==> flow/design.v <==
module top(
    input logic clk,         
    input logic rst,         
    output logic RGB_R,      
    output logic RGB_G,      
    output logic RGB_B       
);
    localparam CLK_FREQ = 12_000_000;  
    localparam PWM_RESOLUTION = 8;   
    localparam PWM_MAX = (1 << PWM_RESOLUTION) - 1;   
    localparam PWM_CYCLES = 256;   
    localparam DEGREES_MAX = 360;
    localparam CYCLES_PER_DEGREE = CLK_FREQ / DEGREES_MAX;   
    typedef enum logic [1:0] {
        STATE_PWM_COUNT,
        STATE_DEGREE_COUNT,
        STATE_HSV_CALC,
        STATE_PWM_OUTPUT
    } state_t;
    logic [PWM_RESOLUTION-1:0] pwm_counter;
    logic [PWM_RESOLUTION-1:0] red_pwm_value, green_pwm_value, blue_pwm_value;
    logic [31:0] degree_counter;
    logic [8:0] current_degree;
    state_t current_state;
    state_t next_state;
    always_ff @(posedge clk) begin
        if (rst) current_state <= STATE_PWM_COUNT;
        else current_state <= next_state;
    end
    always_comb begin  
        case (current_state)
            STATE_PWM_COUNT: begin
                if (degree_counter == CYCLES_PER_DEGREE - 1) begin
                    next_state = STATE_DEGREE_COUNT;
                end else begin
                    next_state = STATE_PWM_COUNT;
                end
            end
            STATE_DEGREE_COUNT: begin
                next_state = STATE_HSV_CALC;
            end
            STATE_HSV_CALC: begin
                next_state = STATE_PWM_OUTPUT;
            end
            STATE_PWM_OUTPUT: begin
                next_state = STATE_PWM_COUNT;
            end
            default: begin
                next_state = STATE_PWM_COUNT;
            end
        endcase
    end
    always_ff @(posedge clk) begin
        if (rst) begin
            pwm_counter <= 0;
            degree_counter <= 0;
            current_degree <= 0;
            red_pwm_value <= 0;
            green_pwm_value <= 0;
            blue_pwm_value <= 0;
        end else
        case (current_state)
            STATE_PWM_COUNT: begin
                pwm_counter <= pwm_counter + 1;                
                if (degree_counter == CYCLES_PER_DEGREE - 1) begin
                    degree_counter <= 0;
                end else begin
                    degree_counter <= degree_counter + 1;
                end
            end
            STATE_DEGREE_COUNT: begin
                if (current_degree == DEGREES_MAX - 1) begin
                    current_degree <= 0;
                end else begin
                    current_degree <= current_degree + 1;
                end
            end
            STATE_HSV_CALC: begin
                if (current_degree < 60) begin
                    red_pwm_value <= PWM_MAX;
                end else if (current_degree < 120) begin
                    red_pwm_value <= PWM_MAX - ((current_degree - 60) * PWM_MAX / 60);
                end else if (current_degree < 240) begin
                    red_pwm_value <= 0;
                end else if (current_degree < 300) begin
                    red_pwm_value <= (current_degree - 240) * PWM_MAX / 60;
                end else begin
                    red_pwm_value <= PWM_MAX;
                end
                if (current_degree < 60) begin
                    green_pwm_value <= current_degree * PWM_MAX / 60;
                end else if (current_degree < 180) begin
                    green_pwm_value <= PWM_MAX;
                end else if (current_degree < 240) begin
                    green_pwm_value <= PWM_MAX - ((current_degree - 180) * PWM_MAX / 60);
                end else begin
                    green_pwm_value <= 0;
                end
                if (current_degree < 120) begin
                    blue_pwm_value <= 0;
                end else if (current_degree < 180) begin
                    blue_pwm_value <= (current_degree - 120) * PWM_MAX / 60;
                end else if (current_degree < 300) begin
                    blue_pwm_value <= PWM_MAX;
                end else begin
                    blue_pwm_value <= PWM_MAX - ((current_degree - 300) * PWM_MAX / 60);
                end
            end
            STATE_PWM_OUTPUT: begin
            end
        endcase
    end
    assign RGB_R = (pwm_counter > red_pwm_value) ? 1'b1 : 1'b0;
    assign RGB_G = (pwm_counter > green_pwm_value) ? 1'b1 : 1'b0;
    assign RGB_B = (pwm_counter > blue_pwm_value) ? 1'b1 : 1'b0;
endmodule
=== Tool chain data of top ===
Tool output for the design above, in the order of the flow.
Lines are those of the file above, counted from 1.
Cell names lack the library's common part.
Not given: --

* Design top: top
* Clock: clk
* Standard-cell library: sky130hd
* Corner: tt_025C_1v80

=== After elaboration ===
Counts by Yosys on the flattened word-level netlist (proc, flatten, opt, wreduce; memories kept). Register bits leave out memories and registers merged into their read ports (data or address); mux counts leave out enables and synchronous resets folded into registers. Print and check cells are left out. Cells with the same type and inputs are merged into one.

* Input port bits: 2
* Bits in latches: 0
* Output and inout bits: 3
* Flip-flop bits (word level): 75
* Memory bits (read-only): 0
* Elaborated cells: 61
* Memory bits (writable): 0
* Clocked read ports x word width: 0
* Memories: 0

* Reductions and logical operators: 1
* Divide/modulo/power cells: 6
* Magnitude comparators: 8
* Bitwise gates (word level): 0
* Multipliers: 6
* Shift-type cells: 0
* Add/sub/neg operators: 11
* Equality and inequality tests: 5
* Mux-type cells: 17

{| class="wikitable"
|+ Operators by type and width
! kind !! count
|-
| 32-bit by 6-bit divider with 32-bit output with constant B || 6
|-
| 10-bit by 9-bit multiplier with 19-bit output with constant B || 5
|-
| 9-bit by 8-bit multiplier with 17-bit output with constant B || 1
|-
| 8-bit 2-to-1 mux || 10
|-
| 32-bit by 1-bit adder with 32-bit output with constant B || 1
|-
| 32-bit by 16-bit equality test with 1-bit output with constant B || 1
|-
| 32-bit 2-to-1 mux || 1
|-
| 8-bit subtractor with constant A || 3
|-
| 8-bit greater-than comparator || 3
|-
| 9-bit by 8-bit subtractor with 10-bit output with constant B || 2
|-
| 9-bit by 8-bit less-than comparator with 1-bit output with constant B || 2
|-
| 9-bit by 6-bit subtractor with 10-bit output with constant B || 1
|-
| 9-bit by 7-bit subtractor with 10-bit output with constant B || 1
|-
| 9-bit by 9-bit subtractor with 10-bit output with constant B || 1
|-
| 9-bit by 1-bit adder with 9-bit output with constant B || 1
|-
| 9-bit by 6-bit less-than comparator with 1-bit output with constant B || 1
|-
| 9-bit by 7-bit less-than comparator with 1-bit output with constant B || 1
|-
| 9-bit less-than comparator with constant B || 1
|-
| 9-bit equality test with constant B || 1
|-
| 9-bit 2-to-1 mux || 1
|-
| 8-bit by 1-bit adder with 8-bit output with constant B || 1
|-
| 2-bit case mux with 4-bit select || 1
|-
| 2-bit equality test with constant B || 2
|-
| 1-bit 2-to-1 mux || 4
|-
| 2-bit by 1-bit equality test with 1-bit output with constant B || 1
|-
| 2-bit logical NOT || 1
|}

=== Logic depth ===
Longest topological path by Yosys (ltp), each cell counted once; first at word level (registers and memories cut), then after technology mapping (sequential cells cut; the memories' decode and read muxes count).

* Depth in word-level cells: 7
* ABC_AREA: 1
* Depth in mapped cells: 95
* Gate-level depth less buffers: 93

=== Synthesis result ===
The flow's flattened synthesis, as Yosys stat reports it; memories are mapped. The netlist is that of the ABC_AREA named above (0 if unset); the other value can give another one.

* Synthesis area: 19,575.0 sq um
* Sequential part of the area: 1,541.5 sq um
* Cell count: 2,750
* Buffer cells: 46
* Mapped flip-flops: 77

{| class="wikitable"
|+ Cell types
! type !! count !! area in all (sq um)
|-
| fa_1 || 226 || 4.52E+03
|-
| ha_1 || 235 || 2,940.32
|-
| inv_1 || 631 || 2.37E+03
|-
| nand2_1 || 508 || 1.91E+03
|-
| dfxtp_1 || 77 || 1.54E+03
|-
| nand3_1 || 175 || 875.84
|-
| a21oi_1 || 150 || 750.72
|-
| nor2_1 || 167 || 626.851
|-
| xor2_1 || 68 || 595.571
|-
| o21ai_0 || 88 || 440.422
|-
| xnor2_1 || 44 || 385.37
|-
| nand2_2 || 36 || 225.216
|-
| nor3_1 || 34 || 170.163
|-
| nand4_1 || 23 || 143.888
|-
| o211ai_1 || 19 || 142.637
|-
| nand3_2 || 14 || 140.134
|-
| clkbuf_1 || 29 || 108.854
|-
| o21ai_1 || 21 || 105.101
|}

Other cell types: 43; their cells: 205.

=== Path before layout ===
Source: OpenSTA report_checks on the synthesized netlist (no wires, ideal clock, input and output delay 20% of the period each), path of least setup slack; recovery checks are left aside. Register names are those of the netlist, which keeps one name where synthesis merged equal registers.

* Path type: reg2reg
* Start: reg current_degree[3]
* End: reg green_pwm_value[0]
* Required time: 13.868 ns
* Slack: 3.962 ns
* Path buffers: 1
* Clock period: 14.0 ns
* Time at the first pin: 0.000 ns
* Setup time: 0.132 ns
* Delay of the path: 10.038 ns
* Stages: 80
* Arrival: 9.906 ns
* Synthesis period reached: 10.038 ns

"delay of the path" = arrival - input delay + setup time.
"stages": output pins that drive a net of the path, with the launching flip-flop's if there is one; two outputs of one cell count as two.
"synthesis period reached" = period - worst setup slack (recovery checks aside). The figure is calculated, with input and output delays left at 20% of the set period.
The rows between start and end are the longest chain of elaborated cells between them; the timing report does not say that the signal goes this way. Where chains are equally long, one stands for them.
Each line given opens the expression or statement behind the cell; cells for indexed reads and writes are added by Yosys, which also makes memories of some case tables.
A register here has more assigning lines than the two given.

* Cells stage by stage: dfxtp_1 > buf_4 > clkinv_1 > ha_1 > inv_1 > nand3_2 > nand2_1 > nand2_1 > nand2_1 > inv_1 > fa_1 > inv_1 > fa_1 > fa_1 > inv_1 > fa_1 > inv_1 > ha_1 > [... 44 more ...] > nand2_2 > nand2_4 > nand2_4 > nand3_4 > o21bai_4 > nand2_2 > nand3_4 > o21bai_4 > nand2_1 > nand2_2 > nor2_4 > nand3_2 > a21oi_4 > nand3_1 > nand2_1 > inv_1 > nand2_1 > a21oi_1
* Cells in the longest elaborated chain: 7
* Elaborated cells on any way between the ends: 12
* Classes of those cells: add/sub: 2; mul: 2; div: 2; compare: 3; mux: 3

{| class="wikitable"
|+ Ends and longest elaborated chain, after synthesis
! element !! RTL line !! RTL
|-
| start: declaration || 23 || <nowiki>logic [8:0] current_degree;</nowiki>
|-
| start: assignment || 57 || <nowiki>current_degree <= 0;</nowiki>
|-
| start: assignment || 75 || <nowiki>current_degree <= current_degree + 1;</nowiki>
|-
| 9-bit by 8-bit subtractor with 10-bit output || 95 || <nowiki>green_pwm_value <= PWM_MAX - ((current_degree - 180) * PWM_MAX / 60);</nowiki>
|-
| 10-bit by 9-bit multiplier with 19-bit output || 95 ||
|-
| 32-bit by 6-bit divider with 32-bit output || 95 ||
|-
| 8-bit subtractor || 95 ||
|-
| 8-bit 2-to-1 mux || 94 || <nowiki>end else if (current_degree < 240) begin</nowiki>
|-
| 8-bit 2-to-1 mux || 92 || <nowiki>end else if (current_degree < 180) begin</nowiki>
|-
| 8-bit 2-to-1 mux || 90 || <nowiki>if (current_degree < 60) begin</nowiki>
|-
| end: assignment || 91 || <nowiki>green_pwm_value <= current_degree * PWM_MAX / 60;</nowiki>
|-
| end: assignment || 95 ||
|-
| end: declaration || 21 || <nowiki>logic [PWM_RESOLUTION-1:0] red_pwm_value, green_pwm_value, blue_pwm_value;</nowiki>
|}

=== Timing after layout ===
From the final timing report of record 1: the path of least setup slack in the routed layout; clock arrival at registers is part of the times.

* Path type: reg2reg
* Start: reg current_degree[3]
* End: reg blue_pwm_value[0]
* Slack: 10.79 ns
* Arrival: 13.12 ns
* Path buffers: 1
* Stages: 79
* Clock period: 23.7 ns
* Setup time: 0.15 ns
* Time at the first pin: 0.36 ns
* Required time: 23.91 ns

The rows between start and end are the longest chain of elaborated cells between them; the timing report does not say that the signal goes this way. Where chains are equally long, one stands for them.
A register here has more assigning lines than the two given.

* Cells stage by stage: dfxtp_1 > buf_4 > clkinv_1 > ha_1 > xnor2_1 > xnor2_1 > ha_1 > ha_1 > inv_1 > fa_1 > inv_1 > ha_1 > fa_1 > nand3_1 > nand3_1 > nand3_1 > nand3_1 > nand2_1 > [... 43 more ...] > nand2_4 > nand3_4 > o21bai_4 > nand2_1 > nand2_1 > inv_1 > nand2_1 > nand3_1 > nand2_1 > nor2_1 > nand2_1 > nand3_1 > nand2_1 > nand2_1 > nand2_2 > nand2_1 > nand3_1 > a21oi_1
* Cells in the longest elaborated chain: 7
* Elaborated cells on any way between the ends: 13
* Classes of those cells: add/sub: 3; mul: 2; div: 2; compare: 3; mux: 3

{| class="wikitable"
|+ Ends and longest elaborated chain, post-layout
! element !! RTL line !! RTL
|-
| start: declaration || 23 || <nowiki>logic [8:0] current_degree;</nowiki>
|-
| start: assignment || 57 || <nowiki>current_degree <= 0;</nowiki>
|-
| start: assignment || 75 || <nowiki>current_degree <= current_degree + 1;</nowiki>
|-
| 9-bit by 9-bit subtractor with 10-bit output || 106 || <nowiki>blue_pwm_value <= PWM_MAX - ((current_degree - 300) * PWM_MAX / 60);</nowiki>
|-
| 10-bit by 9-bit multiplier with 19-bit output || 106 ||
|-
| 32-bit by 6-bit divider with 32-bit output || 106 ||
|-
| 8-bit subtractor || 106 ||
|-
| 8-bit 2-to-1 mux || 103 || <nowiki>end else if (current_degree < 300) begin</nowiki>
|-
| 8-bit 2-to-1 mux || 101 || <nowiki>end else if (current_degree < 180) begin</nowiki>
|-
| 8-bit 2-to-1 mux || 99 || <nowiki>if (current_degree < 120) begin</nowiki>
|-
| end: assignment || 102 || <nowiki>blue_pwm_value <= (current_degree - 120) * PWM_MAX / 60;</nowiki>
|-
| end: assignment || 106 ||
|-
| end: declaration || 21 || <nowiki>logic [PWM_RESOLUTION-1:0] red_pwm_value, green_pwm_value, blue_pwm_value;</nowiki>
|}

Wiki page: top / flow data

Design top on sky130hd. What follows are 4 stored runs of the flow, each under its own settings; their order means nothing. The constraints put input and output delay at 20% of the set period each and load the outputs with 0.01 pF.
"worst path time" = time allowed to the worst setup path (clock period - input delay - output delay, where it has them) - its slack; a late launch clock adds to it, a late capture clock takes from it.
"total design power" rests on the timing tool's default activity at the inputs, not on a simulated workload.

=== Record 1 ===
{| class="wikitable"
! Setting !! Value
|-
| ABC_AREA || 1
|-
| CORE_ASPECT_RATIO || 0.53
|-
| CORE_UTILIZATION || 53
|-
| CTS_CLUSTER_SIZE || 29
|-
| GPL_ROUTABILITY_DRIVEN || 1
|-
| GPL_TIMING_DRIVEN || 0
|-
| MAX_ROUTING_LAYER || met4
|-
| SETUP_SLACK_MARGIN || 3.2
|-
| TNS_END_PERCENT || 20
|-
| period_ns || 23.7
|-
| CAP_MARGIN || 20
|-
| CORE_MARGIN || 2
|-
| SLEW_MARGIN || 20
|-
! Result !! Value
|-
| Standard-cell area after routing || 20,576.0 sq um
|-
| Full die area || 38,565.0 sq um
|-
| Mapped cell area after synthesis || 19,575.0 sq um
|-
| Utilization of the finished layout || 56.3%
|-
| Worst hold slack || 0.415 ns
|-
| Smallest setup slack || 10.791 ns
|-
| Worst path time || 12.91 ns
|-
| Type of the worst setup path || reg2reg
|-
| Total design power || 0.3071 mW
|}

=== Record 2 ===
{| class="wikitable"
! Setting !! Value
|-
| CORE_UTILIZATION || 37
|-
| CTS_CLUSTER_DIAMETER || 50
|-
| GPL_TIMING_DRIVEN || 0
|-
| PLACE_DENSITY_LB_ADDON || 0.02
|-
| SLEW_MARGIN || 40
|-
| period_ns || 17.2
|-
| CAP_MARGIN || 20
|-
| CORE_MARGIN || 2
|-
! Result !! Value
|-
| Standard-cell area after routing || 20,986.4 sq um
|-
| Full die area || 55,112.3 sq um
|-
| Mapped cell area after synthesis || 19,702.6 sq um
|-
| Utilization of the finished layout || 39.9%
|-
| Worst hold slack || 0.430 ns
|-
| Smallest setup slack || 2.576 ns
|-
| Worst path time || 14.62 ns
|-
| Type of the worst setup path || reg2reg
|-
| Total design power || 0.3977 mW
|}

=== Record 3 ===
{| class="wikitable"
! Setting !! Value
|-
| ABC_AREA || 0
|-
| CAP_MARGIN || 5
|-
| CELL_PAD_IN_SITES_DETAIL_PLACEMENT || 0
|-
| CORE_ASPECT_RATIO || 1.29
|-
| CORE_UTILIZATION || 26
|-
| GPL_ROUTABILITY_DRIVEN || 0
|-
| HOLD_SLACK_MARGIN || 0.07
|-
| MAX_ROUTING_LAYER || met4
|-
| MIN_ROUTING_LAYER || met1
|-
| PLACE_DENSITY || 0.62
|-
| SETUP_SLACK_MARGIN || 1.99
|-
| TNS_END_PERCENT || 80
|-
| period_ns || 16.0
|-
| CORE_MARGIN || 2
|-
| SLEW_MARGIN || 20
|-
! Result !! Value
|-
| Standard-cell area after routing || 21,247.9 sq um
|-
| Full die area || 78,015.5 sq um
|-
| Mapped cell area after synthesis || 19,702.6 sq um
|-
| Utilization of the finished layout || 28.3%
|-
| Worst hold slack || 0.415 ns
|-
| Smallest setup slack || 2.868 ns
|-
| Worst path time || 13.13 ns
|-
| Type of the worst setup path || reg2reg
|-
| Total design power || 0.4575 mW
|}

=== Record 4 ===
{| class="wikitable"
! Setting !! Value
|-
| CAP_MARGIN || 35
|-
| CELL_PAD_IN_SITES_DETAIL_PLACEMENT || 0
|-
| CELL_PAD_IN_SITES_GLOBAL_PLACEMENT || 1
|-
| CORE_UTILIZATION || 67
|-
| MAX_ROUTING_LAYER || met4
|-
| PLACE_DENSITY || 0.44
|-
| period_ns || 14.4
|-
| CORE_MARGIN || 2
|-
| SLEW_MARGIN || 20
|-
! Result !! Value
|-
| Standard-cell area after routing || 20,553.5 sq um
|-
| Full die area || 30,795.0 sq um
|-
| Mapped cell area after synthesis || 19,702.6 sq um
|-
| Utilization of the finished layout || 71.2%
|-
| Worst hold slack || 0.428 ns
|-
| Smallest setup slack || 1.193 ns
|-
| Worst path time || 13.21 ns
|-
| Type of the worst setup path || reg2reg
|-
| Total design power || 0.5003 mW
|}
